==> flow/design.v <==
module CPU
(
    input  logic CLK,
    input  logic RES,
    output logic        IF_REQ,
    output logic [15:0] IF_ADDR,
    input  logic [ 3:0] IF_CODE,
    input  logic        IF_RDY,
    output logic        DM_REQ,
    output logic        DM_WRITE,
    output logic [14:0] DM_ADDR,
    output logic [ 7:0] DM_WDATA,
    input  logic [ 7:0] DM_RDATA,
    input  logic        DM_RDY,
    output logic        IO_REQ,
    output logic        IO_WRITE,
    output logic [ 1:0] IO_ADDR,
    output logic [ 7:0] IO_WDATA,
    input  logic [ 7:0] IO_RDATA,
    input  logic        IO_RDY
);
logic slot;
assign slot = IF_RDY & DM_RDY & IO_RDY;
logic        if_do;
logic        if_do_dphase;
logic [15:0] if_addr;  
logic [ 3:0] if_code;
logic [ 3:0] if_code_keep;
assign IF_REQ  = if_do & slot;
assign IF_ADDR = if_addr;
always_ff @(posedge CLK, posedge RES)
begin
    if (RES)
        if_do_dphase <= 1'b0;
    else if (IF_REQ & IF_RDY)
        if_do_dphase <= 1'b1;
    else if (IF_RDY)
        if_do_dphase <= 1'b0;
end
always_ff @(posedge CLK, posedge RES)
begin
    if (RES)
        if_code_keep <= 4'hf;
    else if (if_do_dphase & IF_RDY)
        if_code_keep <= IF_CODE;    
end
assign if_code = (if_do_dphase & IF_RDY)? IF_CODE : if_code_keep;
logic        dr_do;
logic        dr_do_dphase;
logic        dw_do;
logic [14:0] dm_addr;
logic [ 7:0] dw_data;
logic [ 7:0] dr_data;
logic [ 7:0] dr_data_keep;
assign DM_REQ   = (dr_do | dw_do) & slot;
assign DM_WRITE = dw_do;
assign DM_ADDR  = dm_addr;
assign DM_WDATA = dw_data;
always_ff @(posedge CLK, posedge RES)
begin
    if (RES)
        dr_do_dphase <= 1'b0;
    else if (DM_REQ & ~DM_WRITE & DM_RDY)
        dr_do_dphase <= 1'b1;
    else if (DM_RDY)
        dr_do_dphase <= 1'b0;
end
always_ff @(posedge CLK, posedge RES)
begin
    if (RES)
        dr_data_keep <= 8'h00;
    else if (dr_do_dphase & DM_RDY)
        dr_data_keep <= DM_RDATA;    
end
assign dr_data = (dr_do_dphase & DM_RDY)? DM_RDATA : dr_data_keep;
logic       ir_do;
logic       iw_do;
logic       ir_do_dphase;
logic [7:0] iw_data;
logic [7:0] ir_data;
logic [7:0] ir_data_keep;
logic [1:0] io_addr;
always_ff @(posedge CLK, posedge RES)
begin
    if (RES)
        ir_do_dphase <= 1'b0;
    else if (IO_REQ & ~IO_WRITE & IO_RDY)
        ir_do_dphase <= 1'b1;
    else if (slot)
        ir_do_dphase <= 1'b0;
end
assign IO_REQ   = (ir_do | iw_do) & slot;
assign IO_WRITE = iw_do;
assign IO_ADDR  = io_addr;
assign IO_WDATA = iw_data;
always_ff @(posedge CLK, posedge RES)
begin
    if (RES)
        ir_data_keep <= 8'h00;
    else if (ir_do_dphase & IO_RDY)
        ir_data_keep <= IO_RDATA;    
end
assign ir_data = (ir_do_dphase & IO_RDY)? IO_RDATA : ir_data_keep;
logic [15:0] pc;   
logic        pc_clr;
logic        pc_inc;
logic        pc_dec;
logic        pc_inc2;
logic        pc_dec2;
always_ff @(posedge CLK, posedge RES)
begin
    if (RES)
        pc <= 16'h0000;
    else if (pc_clr & slot)
        pc <= 16'h0000;
    else if (pc_inc & slot)
        pc <= pc + 16'h0001;
    else if (pc_dec & slot)
        pc <= pc - 16'h0001;
    else if (pc_inc2 & slot)
        pc <= pc + 16'h0002;
    else if (pc_dec2 & slot)
        pc <= pc - 16'h0002;
end
assign if_addr = pc;
logic [14:0] ptr;  
logic        ptr_clr;
logic        ptr_inc;
logic        ptr_dec;
logic        ptr_end;
always_ff @(posedge CLK, posedge RES)
begin
    if (RES)
        ptr <= 15'h0000;
    else if (ptr_clr & slot)
        ptr <= 15'h0000;
    else if (ptr_inc & slot)
        ptr <= ptr + 15'h0001;
    else if (ptr_dec & slot)
        ptr <= ptr - 15'h0001;
end
assign dm_addr = ptr;
assign ptr_end      = (ptr == 15'h001d);
logic [15:0] indent;
logic        indent_clr;
logic        indent_inc;
logic        indent_dec;
logic        indent_zero;
logic        indent_plus;
always_ff @(posedge CLK, posedge RES)
begin
    if (RES)
        indent <= 16'h0000;
    else if (indent_clr & slot)
        indent <= 16'h0000;
    else if (indent_inc & slot)
        indent <= indent + 16'h0001;
    else if (indent_dec & slot)
        indent <= indent - 16'h0001;
end
assign indent_zero = (indent == 16'h0000);
assign indent_plus = ~indent[15] & (|indent[14:0]);
logic [3:0] alufunc;
logic [7:0] aluinx;
logic [7:0] aluout;
logic       aluzero;
logic       aluinx_dr;
logic       aluinx_ir;
assign aluinx = (aluinx_dr)? dr_data
              : (aluinx_ir)? ir_data
              : 8'h00;
always_comb
begin
    case (alufunc)
        4'h0 : aluout = 8'h00;
        4'h1 : aluout = aluinx;
        4'h2  : aluout = aluinx + 8'h01;
        4'h3  : aluout = aluinx - 8'h01;
        default       : aluout = 8'h00;
    endcase
end
assign aluzero = (aluout == 8'h00);
assign dw_data = aluout;
assign iw_data = aluout;
logic [4:0] state;
logic [4:0] state_next;
logic [3:0] seq;
logic       seq_clr;
logic       seq_inc;
always_ff @(posedge CLK, posedge RES)
begin
    if (RES)
        state <= 5'h00;
    else if (slot)
        state <= state_next;
end
always_ff @(posedge CLK, posedge RES)
begin
    if (RES)
        seq <= 4'h0;
    else if (seq_clr & slot)
        seq <= 4'h0;
    else if (seq_inc & slot)
        seq <= seq + 4'h1;
end
always @*
begin
    state_next = 5'h00;
    seq_clr    = 1'b0;
    seq_inc    = 1'b0;
    if_do   = 1'b0;
    pc_clr  = 1'b0;
    pc_inc  = 1'b0;
    pc_dec  = 1'b0;
    pc_inc2 = 1'b0;
    pc_dec2 = 1'b0;
    ptr_clr = 1'b0;
    ptr_inc = 1'b0;
    ptr_dec = 1'b0;
    dr_do = 1'b0;
    dw_do = 1'b0;
    ir_do = 1'b0;
    iw_do = 1'b0;
    io_addr = 2'b00;
    indent_clr = 1'b0;
    indent_inc = 1'b0;
    indent_dec = 1'b0;
    alufunc   = 4'h0;
    aluinx_dr = 1'b0;
    aluinx_ir = 1'b0;
    casez ({state, seq})
        {5'h00, 4'h0} :
        begin
            pc_clr     = 1'b1;
            ptr_clr    = 1'b1;
            indent_clr = 1'b1;
            seq_inc    = 1'b1;
            state_next = 5'h00;
        end
        {5'h00, 4'h1} :
        begin
            if (ptr_end)
            begin
                dw_do   = 1'b1;
                alufunc = 4'h0;
                ptr_inc = 1'b1;
                seq_inc = 1'b1;
                state_next = 5'h00;
            end
            else
            begin
                dw_do   = 1'b1;
                alufunc = 4'h0;
                ptr_inc = 1'b1;
                state_next = 5'h00;
            end
        end
        {5'h00, 4'h2} :
        begin
            dr_do = 1'b1;
            seq_inc = 1'b1;
            state_next = 5'h00;
        end
        {5'h00, 4'h3} :
        begin
            aluinx_dr = 1'b1;
            alufunc   = 4'h1;
            iw_do = 1'b1;
            io_addr = 2'b10;
            ptr_inc = 1'b1;
            seq_inc = 1'b1;
            state_next = 5'h00;
        end
        {5'h00, 4'h4} :
        begin
            dr_do = 1'b1;
            seq_inc = 1'b1;
            state_next = 5'h00;
        end
        {5'h00, 4'h5} :
        begin
            aluinx_dr = 1'b1;
            alufunc   = 4'h1;
            iw_do = 1'b1;
            io_addr = 2'b11;
            ptr_clr = 1'b1;
            if_do  = 1'b1;
            pc_inc = 1'b1;
            seq_clr    = 1'b1;
            state_next = 5'h01;
        end
        {5'h01, 4'h0} :
        begin
            case (if_code)
                4'h0, 4'h1 :  
                begin
                    ptr_inc = ~if_code[0];
                    ptr_dec =  if_code[0];
                    if_do  = 1'b1;
                    pc_inc = 1'b1;
                    seq_clr    = 1'b1;
                    state_next = 5'h01;
                end
                4'h2, 4'h3 :
                begin
                    dr_do = 1'b1;
                    seq_inc    = 1'b1;
                    state_next = {1'b1, if_code};                
                end
                4'h4 :
                begin
                    dr_do = 1'b1;
                    seq_inc = 1'b1;
                    state_next = 5'h14;
                end
                4'h5 :
                begin
                    ir_do = 1'b1;
                    seq_inc = 1'b1;
                    state_next = 5'h15;
                end
                4'h6, 4'h7 :
                begin
                    dr_do = 1'b1;
                    seq_inc = 1'b1;
                    state_next = {1'b1, if_code};
                end
                4'h8 :
                begin
                    seq_clr = 1'b1;
                    state_next = 5'h00;
                end
                4'hf :
                begin
                    if_do  = 1'b1;
                    pc_inc = 1'b1;
                    seq_clr    = 1'b1;
                    state_next = 5'h01;
                end
                default :  
                begin
                    if_do  = 1'b1;
                    pc_inc = 1'b1;
                    seq_clr    = 1'b1;
                    state_next = 5'h01;
                end
            endcase        
        end        
        {5'h12, 4'h1}, {5'h13, 4'h1} :
        begin
            aluinx_dr = 1'b1;
            alufunc   = state[3:0];
            dw_do = 1'b1;
            if_do  = 1'b1;
            pc_inc = 1'b1;
            seq_clr    = 1'b1;
            state_next = 5'h01;
        end
        {5'h14, 4'h1} :
        begin
            aluinx_dr = 1'b1;
            alufunc   = 4'h1;
            iw_do = 1'b1;
            if_do  = 1'b1;
            pc_inc = 1'b1;
            seq_clr    = 1'b1;
            state_next = 5'h01;
        end
        {5'h15, 4'h1} :
        begin
            dr_do = 1'b1;
            seq_inc = 1'b1;
            state_next = 5'h15;
        end
        {5'h15, 4'h2} :
        begin
            aluinx_ir = 1'b1;
            alufunc   = 4'h1;
            dw_do = 1'b1;
            if_do  = 1'b1;
            pc_inc = 1'b1;
            seq_clr    = 1'b1;
            state_next = 5'h01;
        end
        {5'h16, 4'h1} :
        begin
            aluinx_dr = 1'b1;
            alufunc = 4'h1;
            if (~aluzero)
            begin
                if_do  = 1'b1;
                pc_inc = 1'b1;
                seq_clr    = 1'b1;
                state_next = 5'h01;
            end
            else
            begin
                if_do  = 1'b1;
                pc_inc = 1'b1;
                indent_clr = 1'b1;
                seq_inc = 1'b1;
                state_next = 5'h16;
            end
        end
        {5'h16, 4'h2} :
        begin
            if (indent_zero && (if_code == 4'h7))
            begin
                if_do  = 1'b1;
                pc_inc = 1'b1;
                seq_clr    = 1'b1;
                state_next = 5'h01;
            end
            else if (indent_plus && (if_code == 4'h7))
            begin
                indent_dec = 1'b1;
                if_do  = 1'b1;
                pc_inc = 1'b1;
                state_next = 5'h16;
            end
            else if (if_code == 4'h6)
            begin
                indent_inc = 1'b1;
                if_do  = 1'b1;
                pc_inc = 1'b1;
                state_next = 5'h16;
            end
            else
            begin
                if_do  = 1'b1;
                pc_inc = 1'b1;
                state_next = 5'h16;
            end                    
        end        
        {5'h17, 4'h1} :
        begin
            aluinx_dr = 1'b1;
            alufunc = 4'h1;
            if (aluzero)
            begin
                if_do  = 1'b1;
                pc_inc = 1'b1;
                seq_clr    = 1'b1;
                state_next = 5'h01;
            end
            else
            begin
                pc_dec2 = 1'b1;
                indent_clr = 1'b1;
                seq_inc = 1'b1;
                state_next = 5'h17;
            end
        end
        {5'h17, 4'h2} :
        begin
            if_do  = 1'b1;
            pc_dec = 1'b1;
            seq_inc = 1'b1;
            state_next = 5'h17;
        end
        {5'h17, 4'h3} :
        begin
            if (indent_zero && (if_code == 4'h6))
            begin
                pc_inc2 = 1'b1;
                seq_inc = 1'b1;
                state_next = 5'h17;
            end
            else if (indent_plus && (if_code == 4'h6))
            begin
                indent_dec = 1'b1;
                if_do  = 1'b1;
                pc_dec = 1'b1;
                state_next = 5'h17;
            end
            else if (if_code == 4'h7)
            begin
                indent_inc = 1'b1;
                if_do  = 1'b1;
                pc_dec = 1'b1;
                state_next = 5'h17;
            end
            else
            begin
                if_do  = 1'b1;
                pc_dec = 1'b1;
                state_next = 5'h17;
            end                    
        end        
        {5'h17, 4'h4} :
        begin
            if_do  = 1'b1;
            pc_inc = 1'b1;
            seq_clr    = 1'b1;
            state_next = 5'h01;
        end
        default :  
        begin
            seq_clr    = 1'b1;
            state_next = 5'h00;
        end
    endcase
end
endmodule
module CACHE
(
    input  logic CLK,
    input  logic RES,
    input  logic        IF_REQ,
    input  logic [15:0] IF_ADDR,
    output logic [ 3:0] IF_CODE,
    output logic        IF_RDY,
    input  logic        DM_REQ,
    input  logic        DM_WRITE,
    input  logic [14:0] DM_ADDR,
    input  logic [ 7:0] DM_WDATA,
    output logic [ 7:0] DM_RDATA,
    output logic        DM_RDY,
    output logic        BUS_REQ,
    output logic        BUS_WRITE,
    output logic [15:0] BUS_ADDR,
    output logic [ 7:0] BUS_WDATA,
    input  logic [ 7:0] BUS_RDATA,
    input  logic        BUS_RDY
);
logic if_slot;  
logic [10:0] ic_a0;  
logic [10:0] ic_a1;  
logic [10:0] ic_a2;  
logic [10:0] ic_a3;  
logic [31:0] ic_d0;  
logic [31:0] ic_d1;  
logic [31:0] ic_d2;  
logic [31:0] ic_d3;  
logic        ic_v0;  
logic        ic_v1;  
logic        ic_v2;  
logic        ic_v3;  
logic        if_hit;
logic        if_hit_dphase;
logic [ 4:0] if_hit_dphase_addr;  
assign if_hit = IF_REQ & ic_v0 & (IF_ADDR[4:3] == 2'b00) & (ic_a0 == IF_ADDR[15:5])
              | IF_REQ & ic_v1 & (IF_ADDR[4:3] == 2'b01) & (ic_a1 == IF_ADDR[15:5])
              | IF_REQ & ic_v2 & (IF_ADDR[4:3] == 2'b10) & (ic_a2 == IF_ADDR[15:5])
              | IF_REQ & ic_v3 & (IF_ADDR[4:3] == 2'b11) & (ic_a3 == IF_ADDR[15:5]);
always_ff @(posedge CLK, posedge RES)
begin
    if (RES)
    begin
        if_hit_dphase      <= 1'b0;
        if_hit_dphase_addr <= 5'b00_000;
    end
    else if (if_hit & if_slot)
    begin
        if_hit_dphase      <= 1'b1;
        if_hit_dphase_addr <= IF_ADDR[4:0];
    end
    else if (if_slot)
    begin
        if_hit_dphase      <= 1'b0;
        if_hit_dphase_addr <= 5'b00_000;
    end
end    
logic        if_mis_req;
logic [15:0] if_mis_req_addr;  
logic        if_mis_dphase;
logic [15:0] if_mis_dphase_addr;
logic [31:0] if_mis_dphase_rdata;
assign if_mis_req = IF_REQ & ~if_hit;
assign if_mis_req_addr = {1'b0, IF_ADDR[15:1]};
always_ff @(posedge CLK, posedge RES)
begin
    if (RES)
    begin
        if_mis_dphase      <= 1'b0;
        if_mis_dphase_addr <= 16'h0000;
    end
    else if (if_mis_req & if_slot)
    begin
        if_mis_dphase      <= 1'b1;
        if_mis_dphase_addr <= IF_ADDR[15:0];        
    end
    else if (if_slot)
    begin
        if_mis_dphase      <= 1'b0;
        if_mis_dphase_addr <= 16'h0000;
    end
end
always_ff @(posedge CLK, posedge RES)
begin
    if (RES)
    begin
        ic_v0 <= 1'b0;
        ic_v1 <= 1'b0;
        ic_v2 <= 1'b0;
        ic_v3 <= 1'b0;
    end
    else if (if_mis_req & if_slot & (IF_ADDR[4:3] == 2'b00))
        ic_v0 <= 1'b1;
    else if (if_mis_req & if_slot & (IF_ADDR[4:3] == 2'b01))
        ic_v1 <= 1'b1;
    else if (if_mis_req & if_slot & (IF_ADDR[4:3] == 2'b10))
        ic_v2 <= 1'b1;
    else if (if_mis_req & if_slot & (IF_ADDR[4:3] == 2'b11))
        ic_v3 <= 1'b1;
end
always_ff @(posedge CLK, posedge RES)
begin
    if (RES)
    begin
        ic_a0 <= 11'h000;
        ic_a1 <= 11'h000;
        ic_a2 <= 11'h000;
        ic_a3 <= 11'h000;
    end
    else if (if_mis_req & if_slot & (IF_ADDR[4:3] == 2'b00))
        ic_a0 <= IF_ADDR[15:5];
    else if (if_mis_req & if_slot & (IF_ADDR[4:3] == 2'b01))
        ic_a1 <= IF_ADDR[15:5];
    else if (if_mis_req & if_slot & (IF_ADDR[4:3] == 2'b10))
        ic_a2 <= IF_ADDR[15:5];
    else if (if_mis_req & if_slot & (IF_ADDR[4:3] == 2'b11))
        ic_a3 <= IF_ADDR[15:5];
end
always_ff @(posedge CLK, posedge RES)
begin
    if (RES)
    begin
        ic_d0 <= 32'h00000000;
        ic_d1 <= 32'h00000000;
        ic_d2 <= 32'h00000000;
        ic_d3 <= 32'h00000000;
    end
    else if (if_mis_dphase & if_slot & (if_mis_dphase_addr[4:3] == 2'b00))
        ic_d0 <= if_mis_dphase_rdata;
    else if (if_mis_dphase & if_slot & (if_mis_dphase_addr[4:3] == 2'b01))
        ic_d1 <= if_mis_dphase_rdata;
    else if (if_mis_dphase & if_slot & (if_mis_dphase_addr[4:3] == 2'b10))
        ic_d2 <= if_mis_dphase_rdata;
    else if (if_mis_dphase & if_slot & (if_mis_dphase_addr[4:3] == 2'b11))
        ic_d3 <= if_mis_dphase_rdata;
end
logic [3:0] ic_d0_out;
logic [3:0] ic_d1_out;
logic [3:0] ic_d2_out;
logic [3:0] ic_d3_out;
always @*
begin
    case (if_hit_dphase_addr[2:0])
        3'b000  : ic_d0_out = ic_d0[ 3: 0];
        3'b001  : ic_d0_out = ic_d0[ 7: 4];
        3'b010  : ic_d0_out = ic_d0[11: 8];
        3'b011  : ic_d0_out = ic_d0[15:12];
        3'b100  : ic_d0_out = ic_d0[19:16];
        3'b101  : ic_d0_out = ic_d0[23:20];
        3'b110  : ic_d0_out = ic_d0[27:24];
        3'b111  : ic_d0_out = ic_d0[31:28];
        default : ic_d0_out = 4'b1111;  
    endcase
end
always @*
begin
    case (if_hit_dphase_addr[2:0])
        3'b000  : ic_d1_out = ic_d1[ 3: 0];
        3'b001  : ic_d1_out = ic_d1[ 7: 4];
        3'b010  : ic_d1_out = ic_d1[11: 8];
        3'b011  : ic_d1_out = ic_d1[15:12];
        3'b100  : ic_d1_out = ic_d1[19:16];
        3'b101  : ic_d1_out = ic_d1[23:20];
        3'b110  : ic_d1_out = ic_d1[27:24];
        3'b111  : ic_d1_out = ic_d1[31:28];
        default : ic_d1_out = 4'b1111;  
    endcase
end
always @*
begin
    case (if_hit_dphase_addr[2:0])
        3'b000  : ic_d2_out = ic_d2[ 3: 0];
        3'b001  : ic_d2_out = ic_d2[ 7: 4];
        3'b010  : ic_d2_out = ic_d2[11: 8];
        3'b011  : ic_d2_out = ic_d2[15:12];
        3'b100  : ic_d2_out = ic_d2[19:16];
        3'b101  : ic_d2_out = ic_d2[23:20];
        3'b110  : ic_d2_out = ic_d2[27:24];
        3'b111  : ic_d2_out = ic_d2[31:28];
        default : ic_d2_out = 4'b1111;  
    endcase
end
always @*
begin
    case (if_hit_dphase_addr[2:0])
        3'b000  : ic_d3_out = ic_d3[ 3: 0];
        3'b001  : ic_d3_out = ic_d3[ 7: 4];
        3'b010  : ic_d3_out = ic_d3[11: 8];
        3'b011  : ic_d3_out = ic_d3[15:12];
        3'b100  : ic_d3_out = ic_d3[19:16];
        3'b101  : ic_d3_out = ic_d3[23:20];
        3'b110  : ic_d3_out = ic_d3[27:24];
        3'b111  : ic_d3_out = ic_d3[31:28];
        default : ic_d3_out = 4'b1111;  
    endcase
end
always @*
begin
    if (if_hit_dphase & if_slot)
    begin   
        IF_CODE = (if_hit_dphase_addr[4:3] == 2'b00)? ic_d0_out
                : (if_hit_dphase_addr[4:3] == 2'b01)? ic_d1_out
                : (if_hit_dphase_addr[4:3] == 2'b10)? ic_d2_out
                : (if_hit_dphase_addr[4:3] == 2'b11)? ic_d3_out
                : 4'hf;  
    end
    else if (if_mis_dphase & if_slot)
        IF_CODE = (if_mis_dphase_addr[2:0] == 3'b000)? if_mis_dphase_rdata[ 3: 0]
                : (if_mis_dphase_addr[2:0] == 3'b001)? if_mis_dphase_rdata[ 7: 4]
                : (if_mis_dphase_addr[2:0] == 3'b010)? if_mis_dphase_rdata[11: 8]
                : (if_mis_dphase_addr[2:0] == 3'b011)? if_mis_dphase_rdata[15:12]
                : (if_mis_dphase_addr[2:0] == 3'b100)? if_mis_dphase_rdata[19:16]
                : (if_mis_dphase_addr[2:0] == 3'b101)? if_mis_dphase_rdata[23:20]
                : (if_mis_dphase_addr[2:0] == 3'b110)? if_mis_dphase_rdata[27:24]
                : (if_mis_dphase_addr[2:0] == 3'b111)? if_mis_dphase_rdata[31:28]
                : 4'hf;  
    else
        IF_CODE = 4'hf;  
end
assign IF_RDY = if_slot;
logic dm_slot;  
logic [11:0] dc_a0;  
logic [11:0] dc_a1;  
logic [31:0] dc_d0;  
logic [31:0] dc_d1;  
logic        dc_v0;  
logic        dc_v1;  
logic        dm_hit;
logic        dm_hit_dphase;
logic        dm_hit_dphase_write;
logic [ 2:0] dm_hit_dphase_addr;  
logic [ 7:0] dm_hit_dphase_wdata;
logic [31:0] dm_hit_dphase_update_data0;
logic [31:0] dm_hit_dphase_update_data1;
assign dm_hit = DM_REQ & dc_v0 & ~DM_ADDR[2] & (dc_a0 == DM_ADDR[14:3])
              | DM_REQ & dc_v1 &  DM_ADDR[2] & (dc_a1 == DM_ADDR[14:3]);
always_ff @(posedge CLK, posedge RES)
begin
    if (RES)
    begin
        dm_hit_dphase       <= 1'b0;
        dm_hit_dphase_write <= 1'b0;
        dm_hit_dphase_addr  <= 3'b0_00;
        dm_hit_dphase_wdata <= 8'h00;
    end
    else if (dm_hit & dm_slot)
    begin
        dm_hit_dphase       <= 1'b1;
        dm_hit_dphase_write <= DM_WRITE;
        dm_hit_dphase_addr  <= DM_ADDR[2:0];
        dm_hit_dphase_wdata <= DM_WDATA;
    end
    else if (dm_slot)
    begin
        dm_hit_dphase       <= 1'b0;
        dm_hit_dphase_write <= 1'b0;
        dm_hit_dphase_addr  <= 3'b0_00;
        dm_hit_dphase_wdata <= 8'h00;
    end
end
logic        dm_mis_req;
logic        dm_mis_req_write;
logic [15:0] dm_mis_req_addr;
logic        dm_mis_replace;
logic [15:0] dm_mis_replace_addr;
logic        dm_mis_dphase;
logic [14:0] dm_mis_dphase_addr;
logic        dm_mis_dphase_write;
logic [ 7:0] dm_mis_dphase_wdata;
logic [31:0] dm_mis_dphase_rdata;
logic [31:0] dm_mis_dphase_update_data;
logic [31:0] dm_mis_dphase_writeback_data;
assign dm_mis_req       = DM_REQ & ~dm_hit;
assign dm_mis_req_write = DM_WRITE;
assign dm_mis_req_addr  = {1'b1, DM_ADDR};
assign dm_mis_replace   = dm_mis_req & dc_v0 & ~DM_ADDR[2]
                        | dm_mis_req & dc_v1 &  DM_ADDR[2];    
assign dm_mis_replace_addr = (~DM_ADDR[2])? {1'b1, dc_a0, 1'b0, 2'b00}
                           :                {1'b1, dc_a1, 1'b1, 2'b00};   
always_ff @(posedge CLK, posedge RES)
begin
    if (RES)
    begin
        dm_mis_dphase       <= 1'b0;
        dm_mis_dphase_write <= 1'b0;
        dm_mis_dphase_addr  <= 15'h0000;
        dm_mis_dphase_wdata <= 8'h00;
    end
    else if (dm_mis_req & dm_slot)
    begin
        dm_mis_dphase       <= 1'b1;
        dm_mis_dphase_write <= dm_mis_req_write;
        dm_mis_dphase_addr  <= DM_ADDR;
        dm_mis_dphase_wdata <= DM_WDATA;
    end
    else if (dm_slot)
    begin
        dm_mis_dphase       <= 1'b0;
        dm_mis_dphase_write <= 1'b0;
        dm_mis_dphase_addr  <= 15'h0000;
        dm_mis_dphase_wdata <= 8'h00;
    end
end
always_ff @(posedge CLK, posedge RES)
begin
    if (RES)
    begin
        dc_v0 <= 1'b0;
        dc_v1 <= 1'b0;
    end
    else if (dm_mis_req & dm_slot & ~DM_ADDR[2])
        dc_v0 <= 1'b1;
    else if (dm_mis_req & dm_slot &  DM_ADDR[2])
        dc_v1 <= 1'b1;
end
always_ff @(posedge CLK, posedge RES)
begin
    if (RES)
    begin
        dc_a0 <= 12'h000;
        dc_a1 <= 12'h000;
    end
    else if (dm_mis_req & dm_slot & ~DM_ADDR[2])
        dc_a0 <= DM_ADDR[14:3];
    else if (dm_mis_req & dm_slot &  DM_ADDR[2])
        dc_a1 <= DM_ADDR[14:3];
end
always_ff @(posedge CLK, posedge RES)
begin
    if (RES)
    begin
        dc_d0 <= 32'h00000000;
        dc_d1 <= 32'h00000000;
    end
    else if (dm_hit_dphase & dm_hit_dphase_write & dm_slot & ~dm_hit_dphase_addr[2])
        dc_d0 <= dm_hit_dphase_update_data0;
    else if (dm_hit_dphase & dm_hit_dphase_write & dm_slot &  dm_hit_dphase_addr[2])
        dc_d1 <= dm_hit_dphase_update_data1;
    else if (dm_mis_dphase & dm_mis_dphase_write & dm_slot & ~dm_mis_dphase_addr[2])
        dc_d0 <= dm_mis_dphase_update_data;
    else if (dm_mis_dphase & dm_mis_dphase_write & dm_slot &  dm_mis_dphase_addr[2])
        dc_d1 <= dm_mis_dphase_update_data;
    else if (dm_mis_dphase & dm_slot & ~dm_mis_dphase_addr[2])
        dc_d0 <= dm_mis_dphase_rdata;
    else if (dm_mis_dphase & dm_slot &  dm_mis_dphase_addr[2])
        dc_d1 <= dm_mis_dphase_rdata;
end
always @*
begin
    dm_hit_dphase_update_data0 = dc_d0;  
    if (dm_hit_dphase_addr[1:0] == 2'b00) dm_hit_dphase_update_data0[ 7: 0] = dm_hit_dphase_wdata;
    if (dm_hit_dphase_addr[1:0] == 2'b01) dm_hit_dphase_update_data0[15: 8] = dm_hit_dphase_wdata;
    if (dm_hit_dphase_addr[1:0] == 2'b10) dm_hit_dphase_update_data0[23:16] = dm_hit_dphase_wdata;
    if (dm_hit_dphase_addr[1:0] == 2'b11) dm_hit_dphase_update_data0[31:24] = dm_hit_dphase_wdata;
end
always @*
begin
    dm_hit_dphase_update_data1 = dc_d1;  
    if (dm_hit_dphase_addr[1:0] == 2'b00) dm_hit_dphase_update_data1[ 7: 0] = dm_hit_dphase_wdata;
    if (dm_hit_dphase_addr[1:0] == 2'b01) dm_hit_dphase_update_data1[15: 8] = dm_hit_dphase_wdata;
    if (dm_hit_dphase_addr[1:0] == 2'b10) dm_hit_dphase_update_data1[23:16] = dm_hit_dphase_wdata;
    if (dm_hit_dphase_addr[1:0] == 2'b11) dm_hit_dphase_update_data1[31:24] = dm_hit_dphase_wdata;
end
always @*
begin
    dm_mis_dphase_update_data = dm_mis_dphase_rdata;
    if (dm_mis_dphase_addr[1:0] == 2'b00) dm_mis_dphase_update_data[ 7: 0] = dm_mis_dphase_wdata;
    if (dm_mis_dphase_addr[1:0] == 2'b01) dm_mis_dphase_update_data[15: 8] = dm_mis_dphase_wdata;
    if (dm_mis_dphase_addr[1:0] == 2'b10) dm_mis_dphase_update_data[23:16] = dm_mis_dphase_wdata;
    if (dm_mis_dphase_addr[1:0] == 2'b11) dm_mis_dphase_update_data[31:24] = dm_mis_dphase_wdata;
end
always @*
begin
    if (dm_hit_dphase & ~dm_hit_dphase_write & dm_slot)
        DM_RDATA = (dm_hit_dphase_addr[2:0] == 3'b0_00)? dc_d0[ 7: 0]
                 : (dm_hit_dphase_addr[2:0] == 3'b0_01)? dc_d0[15: 8]
                 : (dm_hit_dphase_addr[2:0] == 3'b0_10)? dc_d0[23:16]
                 : (dm_hit_dphase_addr[2:0] == 3'b0_11)? dc_d0[31:24]
                 : (dm_hit_dphase_addr[2:0] == 3'b1_00)? dc_d1[ 7: 0]
                 : (dm_hit_dphase_addr[2:0] == 3'b1_01)? dc_d1[15: 8]
                 : (dm_hit_dphase_addr[2:0] == 3'b1_10)? dc_d1[23:16]
                 : (dm_hit_dphase_addr[2:0] == 3'b1_11)? dc_d1[31:24]
                 : 8'h00;
    else if (dm_mis_dphase & ~dm_mis_dphase_write & dm_slot)
        DM_RDATA = (dm_mis_dphase_addr[1:0] == 2'b00)? dm_mis_dphase_rdata[ 7: 0]
                 : (dm_mis_dphase_addr[1:0] == 2'b01)? dm_mis_dphase_rdata[15: 8]
                 : (dm_mis_dphase_addr[1:0] == 2'b10)? dm_mis_dphase_rdata[23:16]
                 : (dm_mis_dphase_addr[1:0] == 2'b11)? dm_mis_dphase_rdata[31:24]
                 : 8'h00;
    else
        DM_RDATA = 8'h00;
end
assign dm_mis_dphase_writeback_data
    = (dm_mis_req & dm_hit_dphase & ~dm_mis_req_addr[2] & ~dm_hit_dphase_addr[2])? dm_hit_dphase_update_data0
    : (dm_mis_req & dm_hit_dphase &  dm_mis_req_addr[2] &  dm_hit_dphase_addr[2])? dm_hit_dphase_update_data1
    : (dm_mis_req & ~dm_mis_req_addr[2])? dc_d0
    : (dm_mis_req &  dm_mis_req_addr[2])? dc_d1
    : (dm_mis_dphase                   )? dm_mis_dphase_update_data  
    : 32'h00000000;
assign DM_RDY = dm_slot;
logic        bus_req_inst;
logic        bus_req_data;
logic        bus_req_read;
logic        bus_req_wrte;
logic [15:0] bus_req_addr;
logic        bus_req_repl;
logic [15:0] bus_req_repl_addr;
logic [31:0] bus_req_wdata;
logic        bus_rdy;
logic [31:0] bus_rdy_rdata;
logic        if_mis_req_pend;
logic [15:0] if_mis_req_addr_pend;
assign bus_req_inst = (if_mis_req | if_mis_req_pend) & ~dm_mis_req;  
assign bus_req_data = dm_mis_req;
assign bus_req_read = dm_mis_req & ~dm_mis_req_write;
assign bus_req_wrte = dm_mis_req &  dm_mis_req_write;
assign bus_req_repl = dm_mis_replace;
assign bus_req_addr = (dm_mis_req     )? dm_mis_req_addr
                    : (if_mis_req_pend)? if_mis_req_addr_pend
                    : (if_mis_req     )? if_mis_req_addr
                    : 16'h0000;
assign bus_req_repl_addr = dm_mis_replace_addr;
assign bus_req_wdata = dm_mis_dphase_writeback_data;
assign if_mis_dphase_rdata = bus_rdy_rdata;
assign dm_mis_dphase_rdata = bus_rdy_rdata;
logic        bus_inst;
logic        bus_read;
logic        bus_wrte;
logic        bus_repl;
logic [15:0] bus_repl_addr;
logic [15:0] bus_pend_addr;
logic [31:0] bus_pend_wdata;
logic [31:0] bus_pend_rdata;
logic [ 2:0] bus_count;
logic        bus_count_end;
logic        bus_count_0123;
always_ff @(posedge CLK, posedge RES)
begin
    if (RES)
        bus_count <= 3'b000;
    else if (bus_req_inst & BUS_RDY)
        bus_count <= 3'b101;
    else if ((bus_req_read | bus_req_wrte) &  bus_req_repl & BUS_RDY)
        bus_count <= 3'b001;
    else if ((bus_req_read | bus_req_wrte) & ~bus_req_repl & BUS_RDY)
        bus_count <= 3'b101;
    else if (bus_count_end & BUS_RDY)
        bus_count <= bus_count;
    else if ((|bus_count) & BUS_RDY)
        bus_count <= bus_count + 3'b001;
end
assign bus_count_end  = (bus_count == 3'b000);
assign bus_count_0123 = ~bus_count[2];
always_ff @(posedge CLK, posedge RES)
begin
    if (RES)
        bus_inst <= 1'b0; 
    else if (bus_req_inst & BUS_RDY)
        bus_inst <= 1'b1; 
    else if (bus_count_end & BUS_RDY)
        bus_inst <= 1'b0; 
end
always_ff @(posedge CLK, posedge RES)
begin
    if (RES)
        bus_read <= 1'b0; 
    else if (bus_req_read & BUS_RDY)
        bus_read <= 1'b1; 
    else if (bus_count_end & BUS_RDY)
        bus_read <= 1'b0; 
end
always_ff @(posedge CLK, posedge RES)
begin
    if (RES)
        bus_wrte <= 1'b0; 
    else if (bus_req_wrte & BUS_RDY)
        bus_wrte <= 1'b1; 
    else if (bus_count_end & BUS_RDY)
        bus_wrte <= 1'b0; 
end
always_ff @(posedge CLK, posedge RES)
begin
    if (RES)
    begin
        bus_repl      <= 1'b0; 
        bus_repl_addr <= 16'h0000;
    end
    else if ((bus_req_read | bus_req_wrte) & BUS_RDY)
    begin
        bus_repl      <= bus_req_repl; 
        bus_repl_addr <= bus_req_repl_addr;
    end
    else if (bus_count_end & BUS_RDY)
    begin
        bus_repl      <= 1'b0; 
        bus_repl_addr <= 16'h0000;
    end
end
always_ff @(posedge CLK, posedge RES)
begin
    if (RES)
        bus_pend_addr <= 16'h0000;
    else if ((bus_req_inst | bus_req_read | bus_req_wrte) & BUS_RDY)
        bus_pend_addr <= bus_req_addr;
end
always_ff @(posedge CLK, posedge RES)
begin
    if (RES)
        bus_pend_wdata <= 32'h00000000;
    else if ((bus_req_read | bus_req_wrte) & BUS_RDY)
        bus_pend_wdata <= bus_req_wdata;
end
assign BUS_REQ = bus_req_inst | bus_req_read | bus_req_wrte
               | ((bus_inst | bus_read | bus_wrte) & ~bus_count_end);
assign BUS_WRITE = ((bus_req_read | bus_req_wrte) & bus_req_repl)? 1'b1
                 : (bus_req_inst  | bus_inst                    )? 1'b0
                 : ((bus_read | bus_wrte) & bus_count_0123)? 1'b1
                 : 1'b0;
assign BUS_ADDR
    = ((bus_req_read | bus_req_wrte) & ~bus_req_repl)? {bus_req_addr [15:2]    , 2'b00}
    : ((bus_req_read | bus_req_wrte) &  bus_req_repl)? {bus_req_repl_addr[15:2], 2'b00}
    : (bus_req_inst                                 )? {bus_req_addr[15:2]     , 2'b00}
    : ((bus_read | bus_wrte) & bus_count_0123)? {bus_repl_addr[15:2], bus_count[1:0]}
    : ((bus_read | bus_wrte)                 )? {bus_pend_addr[15:2], bus_count[1:0]}
    : (bus_inst                              )? {bus_pend_addr[15:2], bus_count[1:0]}
    : 16'h0000;
always @*
begin
    if (bus_req_read | bus_req_wrte)
    begin
        BUS_WDATA = bus_req_wdata[7:0];
    end
    else if (bus_read | bus_wrte)
    begin
        BUS_WDATA = (bus_count == 3'b001)? bus_pend_wdata[15: 8]
                  : (bus_count == 3'b010)? bus_pend_wdata[23:16]
                  : (bus_count == 3'b011)? bus_pend_wdata[31:24]
                  : 8'h00;
    end
    else
    begin
        BUS_WDATA = 8'h00;
    end
end
always_ff @(posedge CLK, posedge RES)
begin
    if (RES)
        bus_pend_rdata <= 32'h00000000;
    else if (bus_inst & BUS_RDY)
    begin
        if (bus_count == 3'b101)
            bus_pend_rdata[ 7: 0] <= BUS_RDATA;
        else if (bus_count == 3'b110)
            bus_pend_rdata[15: 8] <= BUS_RDATA;
        else if (bus_count == 3'b111)
            bus_pend_rdata[23:16] <= BUS_RDATA;
        else if (bus_count == 3'b000)
            bus_pend_rdata[31:24] <= BUS_RDATA;
    end
    else if ((bus_read | bus_wrte) & BUS_RDY)
    begin
        if (bus_count == 3'b101)
            bus_pend_rdata[ 7: 0] <= BUS_RDATA;
        else if (bus_count == 3'b110)
            bus_pend_rdata[15: 8] <= BUS_RDATA;
        else if (bus_count == 3'b111)
            bus_pend_rdata[23:16] <= BUS_RDATA;
        else if (bus_count == 3'b000)
            bus_pend_rdata[31:24] <= BUS_RDATA;
    end
end
assign bus_rdy = bus_count_end & BUS_RDY;
assign bus_rdy_rdata = {BUS_RDATA, bus_pend_rdata[23:0]};
always_ff @(posedge CLK, posedge RES)
begin
    if (RES)
    begin
        if_mis_req_pend      <= 1'b0;
        if_mis_req_addr_pend <= 16'h0000;
    end
    else if (if_mis_req & dm_mis_req & bus_rdy)
    begin
        if_mis_req_pend      <= if_mis_req;
        if_mis_req_addr_pend <= if_mis_req_addr;
    end
    else if (if_mis_req_pend & ~dm_mis_req & bus_rdy)
    begin
        if_mis_req_pend      <= 1'b0;
        if_mis_req_addr_pend <= 16'h0000;
    end
end
assign if_slot = bus_rdy & ~if_mis_req_pend;
assign dm_slot = bus_rdy | dm_hit_dphase;
endmodule
module bfcpu_core
(
    input  logic CLK,
    input  logic RES_N,
    output logic        BUS_REQ,
    output logic        BUS_WRITE,
    output logic [15:0] BUS_ADDR,
    output logic [ 7:0] BUS_WDATA,
    input  logic [ 7:0] BUS_RDATA,
    input  logic        BUS_RDY,
    output logic        IO_REQ,
    output logic        IO_WRITE,
    output logic [ 1:0] IO_ADDR,
    output logic [ 7:0] IO_WDATA,
    input  logic [ 7:0] IO_RDATA,
    input  logic        IO_RDY
);
logic        if_req;
logic [15:0] if_addr;
logic [ 3:0] if_code;
logic        if_rdy;
logic        dm_req;
logic        dm_write;
logic [14:0] dm_addr;
logic [ 7:0] dm_wdata;
logic [ 7:0] dm_rdata;
logic        dm_rdy;
CPU U_CPU
(
    .CLK (CLK),
    .RES (~RES_N),
    .IF_REQ  (if_req),
    .IF_ADDR (if_addr),
    .IF_CODE (if_code),
    .IF_RDY  (if_rdy),
    .DM_REQ   (dm_req),
    .DM_WRITE (dm_write),
    .DM_ADDR  (dm_addr),
    .DM_WDATA (dm_wdata),
    .DM_RDATA (dm_rdata),
    .DM_RDY   (dm_rdy),
    .IO_REQ   (IO_REQ),
    .IO_WRITE (IO_WRITE),
    .IO_ADDR  (IO_ADDR),
    .IO_WDATA (IO_WDATA),
    .IO_RDATA (IO_RDATA),
    .IO_RDY   (IO_RDY)
);
CACHE U_CACHE
(
    .CLK (CLK),
    .RES (~RES_N),
    .IF_REQ  (if_req),
    .IF_ADDR (if_addr),
    .IF_CODE (if_code),
    .IF_RDY  (if_rdy),
    .DM_REQ   (dm_req),
    .DM_WRITE (dm_write),
    .DM_ADDR  (dm_addr),
    .DM_WDATA (dm_wdata),
    .DM_RDATA (dm_rdata),
    .DM_RDY   (dm_rdy),
    .BUS_REQ   (BUS_REQ),
    .BUS_WRITE (BUS_WRITE),
    .BUS_ADDR  (BUS_ADDR),
    .BUS_WDATA (BUS_WDATA),
    .BUS_RDATA (BUS_RDATA),
    .BUS_RDY   (BUS_RDY)
);
endmodule
== Tool chain data of bfcpu_core ==
What the tools print for bfcpu_core, step after step.
Line numbers count from 1 in the design file above.
Library cell names are shortened.
A cell with - has no value.

* Top module: bfcpu_core
* Clock: CLK
* Cell library: sky130hd
* Corner: tt_025C_1v80

== After elaboration ==
Yosys after proc, flatten, opt, wreduce and memory -nomap, before mapping. Memory bits, and registers merged into a memory's read port (data or address), are not among the register bits. Print and check cells are not counted.

* Muxes and demuxes: 202
* Eq/ne operators: 82
* Reduce/logical cells: 68
* $add $sub $neg: 12
* Bitwise gates (word level): 153

{| class="wikitable"
|+ Operators by type and width
! kind !! count
|-
| 32-bit two-way mux || 15
|-
| 8-bit two-way mux || 56
|-
| 16-bit two-way mux || 20
|-
| 4-bit parallel mux with 8-bit select || 4
|-
| 1-bit AND || 112
|-
| 9-bit == test with constant B || 11
|-
| 15-bit two-way mux || 5
|-
| 4-bit two-way mux || 17
|-
| 1-bit two-way mux || 54
|-
| 3-bit == test with constant B || 15
|-
| 11-bit == test || 4
|-
| 5-bit parallel mux with 7-bit select || 1
|-
| 5-bit two-way mux || 7
|-
| 16-bit by 1-bit adder with 16-bit output with constant B || 2
|-
| 16-bit by 1-bit subtractor with 16-bit output with constant B || 2
|-
| 2-bit nonzero test || 14
|-
| 3-bit two-way mux || 9
|-
| 1-bit NOT || 24
|-
| 12-bit == test || 2
|-
| 3-bit by 2-bit == test with 1-bit output with constant B || 8
|-
| 6-bit OR reduction || 4
|-
| 8-bit parallel mux with 3-bit select || 1
|-
| 2-bit == test with constant B || 10
|-
| 5-bit parallel mux with 4-bit select || 1
|-
| 9-bit by 2-bit == test with 1-bit output with constant B || 2
|-
| 9-bit by 3-bit == test with 1-bit output with constant B || 2
|-
| 1-bit bitwise OR || 17
|-
| 16-bit by 2-bit adder with 16-bit output with constant B || 1
|}

Other operator kinds: 47; their cells: 97.

* Register bits after elaboration: 502
* Input port bits: 20
* Output and inout port bits: 38

== Longest topological paths ==
Depth = most cells in a row (Yosys ltp): at word level without a register or memory, in the mapped netlist without a sequential cell, where the memories' decode and read muxes count.

* Depth in word-level cells: 33
* ABC_AREA: 0
* Depth in mapped cells: 24

== Netlist ==
Source: synth_stat.txt of the flow (Yosys; design flattened, memories mapped). It holds for the ABC_AREA given above (unset counts as 0); a run with the other value may have another netlist.
Totals and module areas in this step are rounded.

{| class="wikitable"
|+ Cell types
! cell type !! count
|-
| dfrtp_1 || 475
|-
| mux2_2 || 230
|-
| mux2i_1 || 200
|-
| nand2_1 || 242
|-
| nor2_1 || 219
|-
| ha_1 || 58
|-
| o21ai_0 || 135
|-
| a221o_1 || 67
|-
| xnor2_1 || 75
|-
| o221ai_1 || 71
|-
| mux4_2 || 27
|-
| a21oi_1 || 104
|-
| clkbuf_1 || 131
|-
| xor2_1 || 41
|-
| inv_1 || 94
|-
| nor3_1 || 60
|-
| nand3_1 || 50
|-
| a22o_1 || 28
|}

Other cell types: 97; their cells: 604.

* Flip-flop cells: 479
* Buffers: 228
* Standard cells after synthesis: 2911
* Synthesis area: 29500 um^2
* Sequential area: 12000 um^2

The figures by module come from a second, unflattened synthesis with its own total; it is not the netlist above.

* Cell total of the unflattened synthesis: 3089
* Area total of the unflattened synthesis: 29900 um^2

Each row is one instance without its submodules.

{| class="wikitable"
|+ By module
! module !! cells !! area (um^2) !! times used
|-
| CACHE || 2195 || 22400 || 1
|-
| CPU || 893 || 7440 || 1
|-
| bfcpu_core || 1 || 3.8 || 1
|}

== Timing after synthesis ==
Source: OpenSTA report_checks on the synthesized netlist (no wires, ideal clock, input and output delay 20% of the period each), path of least setup slack; recovery checks are left aside. Register names are those of the netlist, which keeps one name where synthesis merged equal registers.

* Path type: input to output
* From: input BUS_RDY
* To: output BUS_ADDR[15]
* Required time: 8.000 ns
* Stages on the path: 18
* Delay of the path: 3.883 ns
* Output delay: 2.000 ns
* Slack: 2.117 ns
* Arrival: 5.883 ns
* Clock period: 10.0 ns
* Synthesis period reached: 7.883 ns

"delay of the path" is the arrival time less input delay plus setup time.
A path that ends at an output port has no setup time.
"stages on the path": output pins that drive a net of the path, with the launching flip-flop's if there is one; two outputs of one cell count as two.
"synthesis period reached" = period - worst setup slack (recovery checks aside). The figure is calculated, with input and output delays left at 20% of the set period.
Between the ends stands the longest chain of elaborated cells between them, by number of cells; it is not shown to be the way that was timed. Of several equally long chains one is given.
Each line given opens the expression or statement behind the cell; cells for indexed reads and writes are added by Yosys, which also makes memories of some case tables.

* Path through: and3b_1 > clkbuf_1 > o2111a_1 > a221o_1 > o2bb2ai_1 > fa_1 > a211oi_1 > o21bai_1 > a21oi_1 > xor2_1 > o221ai_2 > nor3_1 > nand4b_2 > o21ai_4 > o21a_4 > buf_6 > buf_4 > o41ai_1
* Cells in the longest elaborated chain: 26
* Elaborated cells between the ends (all ways): 85

{| class="wikitable"
|+ Ends and longest elaborated chain, after synthesis
! element !! RTL line !! source
|-
| start, declared || 1110 || <nowiki>input  logic        BUS_RDY,</nowiki>
|-
| 1-bit AND || 1078 || <nowiki>assign bus_rdy = bus_count_end & BUS_RDY;</nowiki>
|-
| 1-bit bitwise OR || 1099 || <nowiki>assign dm_slot = bus_rdy | dm_hit_dphase;</nowiki>
|-
| 1-bit AND || 890 || <nowiki>else if (dm_mis_dphase & ~dm_mis_dphase_write & dm_slot)</nowiki>
|-
| 8-bit two-way mux || 890 ||
|-
| 8-bit two-way mux || 880 || <nowiki>if (dm_hit_dphase & ~dm_hit_dphase_write & dm_slot)</nowiki>
|-
| 8-bit two-way mux || 75 || <nowiki>assign dr_data = (dr_do_dphase & DM_RDY)? DM_RDATA : dr_data_keep;</nowiki>
|-
| 8-bit two-way mux || 169 || <nowiki>assign aluinx = (aluinx_dr)? dr_data</nowiki>
|-
| [... 12 more ...] || - ||
|-
| 1-bit NOT || 569 || <nowiki>assign if_mis_req = IF_REQ & ~if_hit;</nowiki>
|-
| 1-bit AND || 569 ||
|-
| 1-bit bitwise OR || 919 || <nowiki>assign bus_req_inst = (if_mis_req | if_mis_req_pend) & ~dm_mis_req;</nowiki>
|-
| 1-bit AND || 919 ||
|-
| 16-bit two-way mux || 1028 || <nowiki>: (bus_req_inst                                 )? {bus_req_addr[15:2]     , 2'b00}</nowiki>
|-
| 16-bit two-way mux || 1027 || <nowiki>: ((bus_req_read | bus_req_wrte) &  bus_req_repl)? {bus_req_repl_addr[15:2], 2'b00}</nowiki>
|-
| 16-bit two-way mux || 1026 || <nowiki>= ((bus_req_read | bus_req_wrte) & ~bus_req_repl)? {bus_req_addr [15:2]    , 2'b00}</nowiki>
|-
| end, declared || 1107 || <nowiki>output logic [15:0] BUS_ADDR,</nowiki>
|}

Some nets on the timed path still bear RTL names; the line given drives or declares the net.

{| class="wikitable"
|+ Named nets, after synthesis
! signal !! RTL line !! source
|-
| U_CPU.dr_data[1] || 75 ||
|-
| IO_WDATA[6] || 174 || <nowiki>case (alufunc)</nowiki>
|}

== Timing after layout ==
From the final timing report of run 1: the path of least setup slack in the routed layout; clock arrival at registers is part of the times.

* Path type: input to output
* From: input BUS_RDY
* To: output BUS_ADDR[3]
* Slack: 1.34 ns
* Stages on the path: 19
* Output delay: 2.60 ns
* Clock period: 13.0 ns
* Arrival: 9.06 ns
* Required time: 10.40 ns

Between the ends stands the longest chain of elaborated cells between them, by number of cells; it is not shown to be the way that was timed. Of several equally long chains one is given.

* Path through: clkdlybuf4s50_1 > nand2_1 > o311ai_0 > o221ai_1 > o22ai_2 > inv_1 > fa_1 > a211oi_1 > o21bai_1 > a21oi_1 > xor2_1 > o221ai_2 > nor3_1 > nand4b_2 > o21ai_4 > o211a_1 > a221o_1 > a21o_1 > clkdlybuf4s50_1
* Cells in the longest elaborated chain: 27
* Elaborated cells between the ends (all ways): 87

{| class="wikitable"
|+ Ends and longest elaborated chain, post-layout
! element !! RTL line !! source
|-
| start, declared || 1110 || <nowiki>input  logic        BUS_RDY,</nowiki>
|-
| 1-bit AND || 1078 || <nowiki>assign bus_rdy = bus_count_end & BUS_RDY;</nowiki>
|-
| 1-bit bitwise OR || 1099 || <nowiki>assign dm_slot = bus_rdy | dm_hit_dphase;</nowiki>
|-
| 1-bit AND || 890 || <nowiki>else if (dm_mis_dphase & ~dm_mis_dphase_write & dm_slot)</nowiki>
|-
| 8-bit two-way mux || 890 ||
|-
| 8-bit two-way mux || 880 || <nowiki>if (dm_hit_dphase & ~dm_hit_dphase_write & dm_slot)</nowiki>
|-
| 8-bit two-way mux || 75 || <nowiki>assign dr_data = (dr_do_dphase & DM_RDY)? DM_RDATA : dr_data_keep;</nowiki>
|-
| 8-bit two-way mux || 169 || <nowiki>assign aluinx = (aluinx_dr)? dr_data</nowiki>
|-
| [... 13 more ...] || - ||
|-
| 1-bit AND || 569 || <nowiki>assign if_mis_req = IF_REQ & ~if_hit;</nowiki>
|-
| 15-bit two-way mux || 926 || <nowiki>: (if_mis_req     )? if_mis_req_addr</nowiki>
|-
| 16-bit two-way mux || 925 || <nowiki>: (if_mis_req_pend)? if_mis_req_addr_pend</nowiki>
|-
| 16-bit two-way mux || 924 || <nowiki>assign bus_req_addr = (dm_mis_req     )? dm_mis_req_addr</nowiki>
|-
| 16-bit two-way mux || 1028 || <nowiki>: (bus_req_inst                                 )? {bus_req_addr[15:2]     , 2'b00}</nowiki>
|-
| 16-bit two-way mux || 1027 || <nowiki>: ((bus_req_read | bus_req_wrte) &  bus_req_repl)? {bus_req_repl_addr[15:2], 2'b00}</nowiki>
|-
| 16-bit two-way mux || 1026 || <nowiki>= ((bus_req_read | bus_req_wrte) & ~bus_req_repl)? {bus_req_addr [15:2]    , 2'b00}</nowiki>
|-
| end, declared || 1107 || <nowiki>output logic [15:0] BUS_ADDR,</nowiki>
|}

Hand-over note for bfcpu_core

Measured data: module bfcpu_core, platform sky130hd, 6 stored runs of the flow under differing settings, order arbitrary. Input and output delays are each 20% of the period that was set; the output load is 0.01 pF.
"period reached" means the clock period less the worst setup slack. The figure is calculated, with input and output delays left at 20% of the set period.
"time used up by the worst setup path" = time allowed to the worst setup path (clock period - input delay - output delay, where it has them) - its slack; a late launch clock adds to it, a late capture clock takes from it.
By "power consumption" is meant OpenSTA's value without simulated activity: inputs other than the clock are taken to toggle once in ten clock periods, and the tool carries that through the logic.
Results are given in rounded form.

=== Run 1 ===
{| class="wikitable"
! Setting !! Value
|-
| CELL_PAD_IN_SITES_GLOBAL_PLACEMENT || 1
|-
| CORE_ASPECT_RATIO || 0.99
|-
| CORE_UTILIZATION || 21
|-
| CTS_CLUSTER_DIAMETER || 120
|-
| CTS_CLUSTER_SIZE || 82
|-
| GPL_ROUTABILITY_DRIVEN || 1
|-
| HOLD_SLACK_MARGIN || -0.09
|-
| MAX_ROUTING_LAYER || met4
|-
| MIN_ROUTING_LAYER || met1
|-
| PLACE_DENSITY_LB_ADDON || 0.22
|-
| SETUP_SLACK_MARGIN || 0.03
|-
| SLEW_MARGIN || 30
|-
| TNS_END_PERCENT || 5
|-
| period_ns || 13.0
|-
| CAP_MARGIN || 20
|-
| CORE_MARGIN || 2
|-
! Result !! Value
|-
| Period reached || 11.658 ns
|-
| Utilization after layout || 0.237
|-
| Worst setup slack after layout || 1.34 ns
|-
| Summed negative setup slack || 0.000 ns
|-
| Standard-cell area after routing || 32900 um^2
|-
| Power consumption || 4.82 mW
|-
| Final worst hold slack || 0.485 ns
|-
| Overall die area || 143000 um^2
|-
| Time used up by the worst setup path || 6.46 ns
|-
| Worst setup path type || input to output
|-
| Chip area in the Yosys report || 29500 um^2
|}

=== Run 2 ===
{| class="wikitable"
! Setting !! Value
|-
| CORE_UTILIZATION || 40
|-
| period_ns || 12.0
|-
| CAP_MARGIN || 20
|-
| CORE_MARGIN || 2
|-
| SLEW_MARGIN || 20
|-
! Result !! Value
|-
| Utilization after layout || 0.449
|-
| Worst setup slack after layout || 0.675 ns
|-
| Summed negative setup slack || 0.000 ns
|-
| Chip area in the Yosys report || 29500 um^2
|-
| Overall die area || 75900 um^2
|-
| Time used up by the worst setup path || 6.52 ns
|-
| Worst setup path type || input to output
|-
| Standard-cell area after routing || 32700 um^2
|-
| Final worst hold slack || 0.470 ns
|-
| Period reached || 11.325 ns
|-
| Power consumption || 5.80 mW
|}

=== Run 3 ===
{| class="wikitable"
! Setting !! Value
|-
| ABC_AREA || 0
|-
| CELL_PAD_IN_SITES_GLOBAL_PLACEMENT || 1
|-
| CORE_MARGIN || 4
|-
| CORE_UTILIZATION || 30
|-
| CTS_CLUSTER_DIAMETER || 105
|-
| PLACE_DENSITY || 0.72
|-
| SETUP_SLACK_MARGIN || 0.6
|-
| SLEW_MARGIN || 0
|-
| TNS_END_PERCENT || 100
|-
| period_ns || 10.7
|-
| CAP_MARGIN || 20
|-
! Result !! Value
|-
| Final worst hold slack || 0.465 ns
|-
| Power consumption || 6.41 mW
|-
| Summed negative setup slack || 0.000 ns
|-
| Period reached || 9.774 ns
|-
| Standard-cell area after routing || 33100 um^2
|-
| Worst setup slack after layout || 0.926 ns
|-
| Utilization after layout || 0.341
|-
| Time used up by the worst setup path || 5.49 ns
|-
| Worst setup path type || input to output
|-
| Chip area in the Yosys report || 29500 um^2
|-
| Overall die area || 103000 um^2
|}

=== Run 4 ===
{| class="wikitable"
! Setting !! Value
|-
| CELL_PAD_IN_SITES_GLOBAL_PLACEMENT || 1
|-
| CORE_ASPECT_RATIO || 0.99
|-
| CORE_UTILIZATION || 21
|-
| CTS_CLUSTER_SIZE || 82
|-
| GPL_ROUTABILITY_DRIVEN || 1
|-
| HOLD_SLACK_MARGIN || -0.09
|-
| MAX_ROUTING_LAYER || met4
|-
| MIN_ROUTING_LAYER || met1
|-
| PLACE_DENSITY_LB_ADDON || 0.22
|-
| SETUP_SLACK_MARGIN || -0.45
|-
| SLEW_MARGIN || 20
|-
| TNS_END_PERCENT || 5
|-
| period_ns || 13.0
|-
| CAP_MARGIN || 20
|-
| CORE_MARGIN || 2
|-
! Result !! Value
|-
| Worst setup slack after layout || 1.35 ns
|-
| Overall die area || 143000 um^2
|-
| Standard-cell area after routing || 34000 um^2
|-
| Final worst hold slack || 0.463 ns
|-
| Chip area in the Yosys report || 29500 um^2
|-
| Period reached || 11.650 ns
|-
| Summed negative setup slack || 0.000 ns
|-
| Power consumption || 5.51 mW
|-
| Time used up by the worst setup path || 6.45 ns
|-
| Worst setup path type || input to output
|-
| Utilization after layout || 0.244
|}

=== Run 5 ===
{| class="wikitable"
! Setting !! Value
|-
| CELL_PAD_IN_SITES_DETAIL_PLACEMENT || 1
|-
| CELL_PAD_IN_SITES_GLOBAL_PLACEMENT || 2
|-
| CORE_ASPECT_RATIO || 1.35
|-
| CORE_MARGIN || 9
|-
| CORE_UTILIZATION || 68
|-
| GPL_ROUTABILITY_DRIVEN || 1
|-
| MIN_ROUTING_LAYER || met2
|-
| TNS_END_PERCENT || 5
|-
| period_ns || 6.12
|-
| CAP_MARGIN || 20
|-
| SLEW_MARGIN || 20
|}
Not finished: placement ended with error GPL-0301.

=== Run 6 ===
{| class="wikitable"
! Setting !! Value
|-
| CELL_PAD_IN_SITES_DETAIL_PLACEMENT || 1
|-
| PLACE_DENSITY || 0.51
|-
| SLEW_MARGIN || 0
|-
| period_ns || 10.0
|-
| CAP_MARGIN || 20
|-
| CORE_MARGIN || 2
|-
| CORE_UTILIZATION || 40
|-
! Result !! Value
|-
| Final worst hold slack || 0.469 ns
|-
| Chip area in the Yosys report || 29500 um^2
|-
| Period reached || 9.619 ns
|-
| Overall die area || 75900 um^2
|-
| Summed negative setup slack || 0.000 ns
|-
| Power consumption || 6.97 mW
|-
| Utilization after layout || 0.449
|-
| Worst setup slack after layout || 0.381 ns
|-
| Standard-cell area after routing || 32800 um^2
|-
| Time used up by the worst setup path || 5.62 ns
|-
| Worst setup path type || input to output
|}

End of note.
